==> flow/design.v <==
module control_unit(
    input clk, rst,
    output reg a_sel, b_sel, PP1_CE, PP2_CE, add, PR_CE, PI_CE
);
    parameter S1 = 3'b001,
              S2 = 3'b010,
              S3 = 3'b011,
              S4 = 3'b100,
              S5 = 3'b101;
    reg [2:0] state, next;
    always @(posedge clk or posedge rst) begin
        if (rst)
            state <= S1;
        else
            state <= next;
    end
    always @(*) begin
        next = S1;
        PP1_CE = 0;
        PP2_CE = 0;
        add = 0;
        PR_CE = 0;
        PI_CE = 0;
        a_sel = 0;
        b_sel = 0;
        case (state) 
            S1: begin
					if(!rst)
                next = S2;
                PP1_CE = 1;
            end
            S2: begin
                next = S3;
                a_sel = 1;
                b_sel = 1;					 
                PP2_CE = 1;
            end
            S3: begin
                next = S4;
                b_sel = 1;
                PP1_CE = 1;					
                add = 1;
                PR_CE = 1;
            end
            S4: begin
                next = S5;
                a_sel = 1;
                PP2_CE = 1;
            end
            S5: begin
                next = S1;
                PI_CE = 1;
            end
        endcase
    end
endmodule
module datapath(
    input clk, rst,
    input a_sel, b_sel, PP1_CE, PP2_CE, add, PR_CE, PI_CE,
    input [11:0] ar, ai, br, bi,
    output reg [23:0] Pr, Pi
);
    wire [11:0] a_mux, b_mux;
    reg [23:0] PP1, PP2, PPs;
    wire [23:0] pro;
    assign a_mux = a_sel ? ai : ar;
    assign b_mux = b_sel ? bi : br;
    assign pro = a_mux * b_mux;  
    always @(posedge clk or posedge rst) begin
        if (rst) begin
            PP1 <= 0;
            PP2 <= 0;
        end else begin
            if (PP1_CE) 
                PP1 <= pro;
            if (PP2_CE) 
                PP2 <= pro;
        end
    end
    always @(*) begin
        if (!add)
            PPs = PP1 + PP2;
        else
            PPs = PP1 - PP2;
    end
    always @(posedge clk or posedge rst) begin
        if (rst) begin
            Pr <= 0;
            Pi <= 0;
        end else begin
            if (PR_CE) 
                Pr <= PPs;
            if (PI_CE) 
                Pi <= PPs;
        end
    end
endmodule
module top(
    input rst, clk,
    input [11:0] ar, ai, br, bi,
    output [23:0] Pi, Pr
);
    wire PP1_CE, PP2_CE, a_sel, b_sel, add, PI_CE, PR_CE;
    control_unit uut1(
        .clk(clk),
        .rst(rst),
        .a_sel(a_sel),
        .b_sel(b_sel),
        .PP1_CE(PP1_CE),
        .PP2_CE(PP2_CE),
        .add(add),
        .PR_CE(PR_CE),
        .PI_CE(PI_CE)
    );
    datapath uut2(
        .clk(clk),
        .rst(rst),
        .a_sel(a_sel),
        .b_sel(b_sel),
        .PP1_CE(PP1_CE),
        .PP2_CE(PP2_CE),
        .add(add),
        .PR_CE(PR_CE),
        .PI_CE(PI_CE),
        .ar(ar),
        .ai(ai),
        .br(br),
        .bi(bi),
        .Pr(Pr),
        .Pi(Pi)
    );
endmodule
## Reports on top

The steps from the RTL of top to its reports follow in flow order.
Line numbers count from 1 in the design file above.
Operators carry their Yosys type and port widths (W data, S select, Z words).
Library cell names are shortened.
The mark -- stands for no value.

| inputs | value |
|---|---|
| top | top |
| clock input | clk |
| library | sky130hd |
| corner | tt_025C_1v80 |

## Word level

Counts by Yosys on the flattened word-level netlist (proc, flatten, opt, wreduce; memories kept). Register bits leave out memories and registers merged into their read ports (data or address); mux counts leave out enables and synchronous resets folded into registers. Print and check cells are left out. Cells with the same type and inputs are merged into one.

| cells by class | value |
|---|---|
| equal/unequal tests | 5 |
| multipliers | 1 |
| add/sub/neg operators | 2 |
| muxes and demuxes | 10 |
| reduce/logical cells | 3 |

Operators by type and width:

| kind | number |
|---|---|
| $mul A12 B12 Y24 | 1 |
| $add A24 B24 Y24 | 1 |
| $sub A24 B24 Y24 | 1 |
| $mux W24 | 1 |
| $mux W12 | 2 |
| $pmux W3 S4 | 1 |
| $reduce_or A2 Y1 | 3 |
| $eq A3 B2 Y1 const B | 2 |
| $eq A3 B3 Y1 const B | 2 |
| $mux W1 | 5 |
| $eq A3 B1 Y1 const B | 1 |
| $mux W2 | 1 |

| word-level totals | value |
|---|---|
| register bits | 99 |
| output and inout port bits | 48 |
| word-level cells | 26 |

## Longest topological paths

Longest topological path by Yosys (ltp), each cell counted once; first at word level (registers and memories cut), then after technology mapping (sequential cells cut; the memories' decode and read muxes count).

| depth | value |
|---|---|
| depth in word-level cells | 5 |
| ABC_AREA | 1 |
| depth in mapped cells | 28 |
| depth with buffers taken out | 27 |

## Synthesis result

Source: synth_stat.txt of the flow (Yosys; design flattened, memories mapped). It holds for the ABC_AREA given above (unset counts as 0); a run with the other value may have another netlist.

Cells by type:

| type | number | total area (µm²) |
|---|---|---|
| dfrtp_1 | 100 | 2502.4 |
| fa_1 | 101 | 2.02E+03 |
| nand2_1 | 507 | 1.9E+03 |
| inv_1 | 304 | 1.14E+03 |
| ha_1 | 86 | 1.08E+03 |
| nor2_1 | 132 | 495.475 |
| nand3_1 | 94 | 470.451 |
| o21ai_0 | 51 | 255.245 |
| xor2_1 | 20 | 175.168 |
| o21ai_2 | 19 | 166.41 |
| xnor2_1 | 18 | 157.651 |
| a21oi_1 | 30 | 150.144 |
| nand3b_1 | 11 | 82.579 |
| nand4_1 | 12 | 75.072 |
| nor2_2 | 10 | 62.56 |
| buf_2 | 11 | 55.053 |
| clkbuf_1 | 12 | 45.043 |
| nand2_2 | 7 | 43.792 |

Not listed: further types 23, cells in them 56.

| mapped netlist | value |
|---|---|
| mapped cells | 1581 |
| mapped flip-flops | 101 |
| buffer cells | 29 |
| synthesis area | 11259.5 µm² |

## Timing after synthesis

Source: OpenSTA report_checks on the synthesized netlist (no wires, ideal clock, input and output delay 20% of the period each), path of least setup slack; recovery checks are left aside. Register names are those of the netlist, which keeps one name where synthesis merged equal registers.

| timing path post-synthesis | value |
|---|---|
| kind | input -> register |
| start | in bi[3] |
| end | reg uut2.PP2[17] |
| path buffers | 0 |
| library setup time | 118 ps |
| setup slack | 1235 ps |
| time at the first pin | 1400 ps |
| required time | 6882 ps |
| arrival time | 5647 ps |
| clock period | 7000 ps |
| stages on the path | 22 |
| delay of the path | 4365 ps |
| synthesis period reached | 5765 ps |

"delay of the path" is the arrival time less input delay plus setup time.
"stages on the path": output pins that drive a net of the path, with the launching flip-flop's if there is one; two outputs of one cell count as two.
"synthesis period reached" is the clock period less the worst setup slack; recovery checks do not enter. This is arithmetic on one report: input and output delays are still those of the set period (20% each).
Between the ends stands the longest chain of elaborated cells between them, by number of cells; it is not shown to be the way that was timed. Of several equally long chains one is given.
Each line given opens the expression or statement behind the cell; cells for indexed reads and writes are added by Yosys, which also makes memories of some case tables.

| between the ends, post-synthesis | value |
|---|---|
| cells stage by stage | inv_1 -> o21ai_2 -> nand2_1 -> fa_1 -> inv_1 -> fa_1 -> inv_1 -> fa_1 -> inv_1 -> fa_1 -> inv_1 -> fa_1 -> inv_1 -> ha_1 -> a21oi_1 -> nor2_1 -> nor2_1 -> nor2_1 -> nor2_1 -> nand3b_1 -> nand3_1 -> nand2_1 |
| length of the longest elaborated chain | 2 |
| elaborated cells on any way between the ends | 2 |
| source lines of those cells | 2 |
| classes of those cells | mul (1); mux (1) |

RTL lines, path post-synthesis:

| element | line | text |
|---|---|---|
| from (decl) | 100 | `input [11:0] ar, ai, br, bi,` |
| $mux W12 | 67 | `assign b_mux = b_sel ? bi : br;` |
| $mul A12 B12 Y24 | 68 | `assign pro = a_mux * b_mux;` |
| to (assign) | 72 | `PP2 <= 0;` |
| to (assign) | 77 | `PP2 <= pro;` |
| to (decl) | 64 | `reg [23:0] PP1, PP2, PPs;` |

## Worst path after layout

Path of least setup slack in the final report of stored run 1 (OpenROAD, finished layout, wires in). Where an end is a register, its clock arrival counts in the times.
The report prints the path's times to 10 ps; the period is as set.

| timing path after layout | value |
|---|---|
| kind | input -> register |
| start | in bi[5] |
| end | reg uut2.PP2[15] |
| time at the first pin | 1060 ps |
| path buffers | 3 |
| clock period | 5280 ps |
| library setup time | 100 ps |
| required time | 5550 ps |
| arrival time | 5600 ps |
| setup slack | -50 ps |
| stages on the path | 23 |

Between the ends stands the longest chain of elaborated cells between them, by number of cells; it is not shown to be the way that was timed. Of several equally long chains one is given.

| between the ends, after layout | value |
|---|---|
| cells stage by stage | buf_4 -> inv_8 -> o21ai_4 -> buf_8 -> buf_12 -> nand2_4 -> fa_1 -> inv_2 -> fa_1 -> fa_1 -> fa_1 -> inv_1 -> fa_1 -> inv_2 -> ha_4 -> nand2_4 -> nor2_4 -> inv_2 -> nor2_4 -> a21oi_4 -> or2_1 -> nand3_1 -> nand2_1 |
| length of the longest elaborated chain | 2 |
| elaborated cells on any way between the ends | 2 |
| source lines of those cells | 2 |
| classes of those cells | mul (1); mux (1) |

RTL lines, path after layout:

| element | line | text |
|---|---|---|
| from (decl) | 100 | `input [11:0] ar, ai, br, bi,` |
| $mux W12 | 67 | `assign b_mux = b_sel ? bi : br;` |
| $mul A12 B12 Y24 | 68 | `assign pro = a_mux * b_mux;` |
| to (assign) | 72 | `PP2 <= 0;` |
| to (assign) | 77 | `PP2 <= pro;` |
| to (decl) | 64 | `reg [23:0] PP1, PP2, PPs;` |

## Implementation results

Stored flow runs of top (6 of them; Yosys, OpenROAD, sky130hd). They differ in their settings and are not a sequence. Constraints: input delay and output delay 20% of the set period each, output load 0.01 pF.
"period achieved" is the run's clock period less its worst setup slack. It is reckoned from that one timing run; input and output delays stay at 20% of the period that was set.
"time on the worst setup path" is the time allowed to the run's worst setup path (the clock period less input and output delay, where it has them) less its slack. Clock arrival times count: a late capture clock shortens it, a late launch clock lengthens it.
"time on the worst setup path" is given in steps of 10 ps.
A setting shown as . is not set for that run.

| run name | ABC_AREA | CAP_MARGIN | CELL_PAD_IN_SITES_DETAIL_PLACEMENT | CELL_PAD_IN_SITES_GLOBAL_PLACEMENT | CORE_MARGIN | CORE_UTILIZATION | CTS_CLUSTER_DIAMETER | GPL_ROUTABILITY_DRIVEN | GPL_TIMING_DRIVEN | MAX_ROUTING_LAYER | PLACE_DENSITY_LB_ADDON | SETUP_SLACK_MARGIN | TNS_END_PERCENT | period_ns | SLEW_MARGIN | CORE_ASPECT_RATIO | CTS_CLUSTER_SIZE | MIN_ROUTING_LAYER | standard-cell area of the final layout (µm²) | area inside the die boundary (µm²) | chip area in the Yosys report (µm²) | smallest hold slack (ps) | utilization after routing (%) | period achieved (ps) | time on the worst setup path (ps) | worst path kind | sum of negative setup slack (ps) | worst setup slack after layout (ps) |
|---|---|---|---|---|---|---|---|---|---|---|---|---|---|---|---|---|---|---|---|---|---|---|---|---|---|---|---|---|
| stored run 1 | 1 | 40 | 2 | 0 | 6 | 17 | 380 | 0 | 0 | met4 | 0.05 | 0.24 | 55 | 5.28 | 20 | . | . | . | 16094.2 | 72552.1 | 11259.5 | 446 | 24.8 | 5330 | 4270 | input -> register | -274 | -50 |
| stored run 2 | . | 20 | . | . | 2 | 40 | . | . | . | . | . | . | . | 6.62 | 20 | . | . | . | 12856.1 | 27745.6 | 10571.4 | 460 | 49.5 | 6347 | 5020 | input -> register | 0 | 273 |
| stored run 3 | . | 20 | . | . | 2 | 40 | . | . | . | . | . | . | . | 7.0 | 20 | . | . | . | 12562.0 | 27745.6 | 10571.4 | 451 | 48.3 | 6531 | 5130 | input -> register | 0 | 469 |
| stored run 4 | 1 | 40 | 2 | 0 | 2 | 17 | . | 0 | 0 | met4 | 0.05 | . | 55 | 5.28 | 20 | . | . | . | 16119.2 | 68306.4 | 11259.5 | 468 | 24.6 | 5384 | 4330 | input -> register | -594 | -104 |
| stored run 5 | 1 | 20 | . | . | 5 | 15 | . | 0 | 0 | met5 | . | 2.01 | 80 | 7.0 | 10 | 0.89 | 39 | met2 | 16495.8 | 80652.4 | 11259.5 | 439 | 22.2 | 5688 | 4290 | input -> register | 0 | 1312 |
| stored run 6 | 1 | 20 | . | . | 5 | 31 | . | 0 | . | met4 | . | 2.01 | 50 | 7.0 | 10 | . | 39 | met2 | 15183.3 | 40232.3 | 11259.5 | 444 | 42.5 | 5550 | 4150 | input -> register | 0 | 1450 |
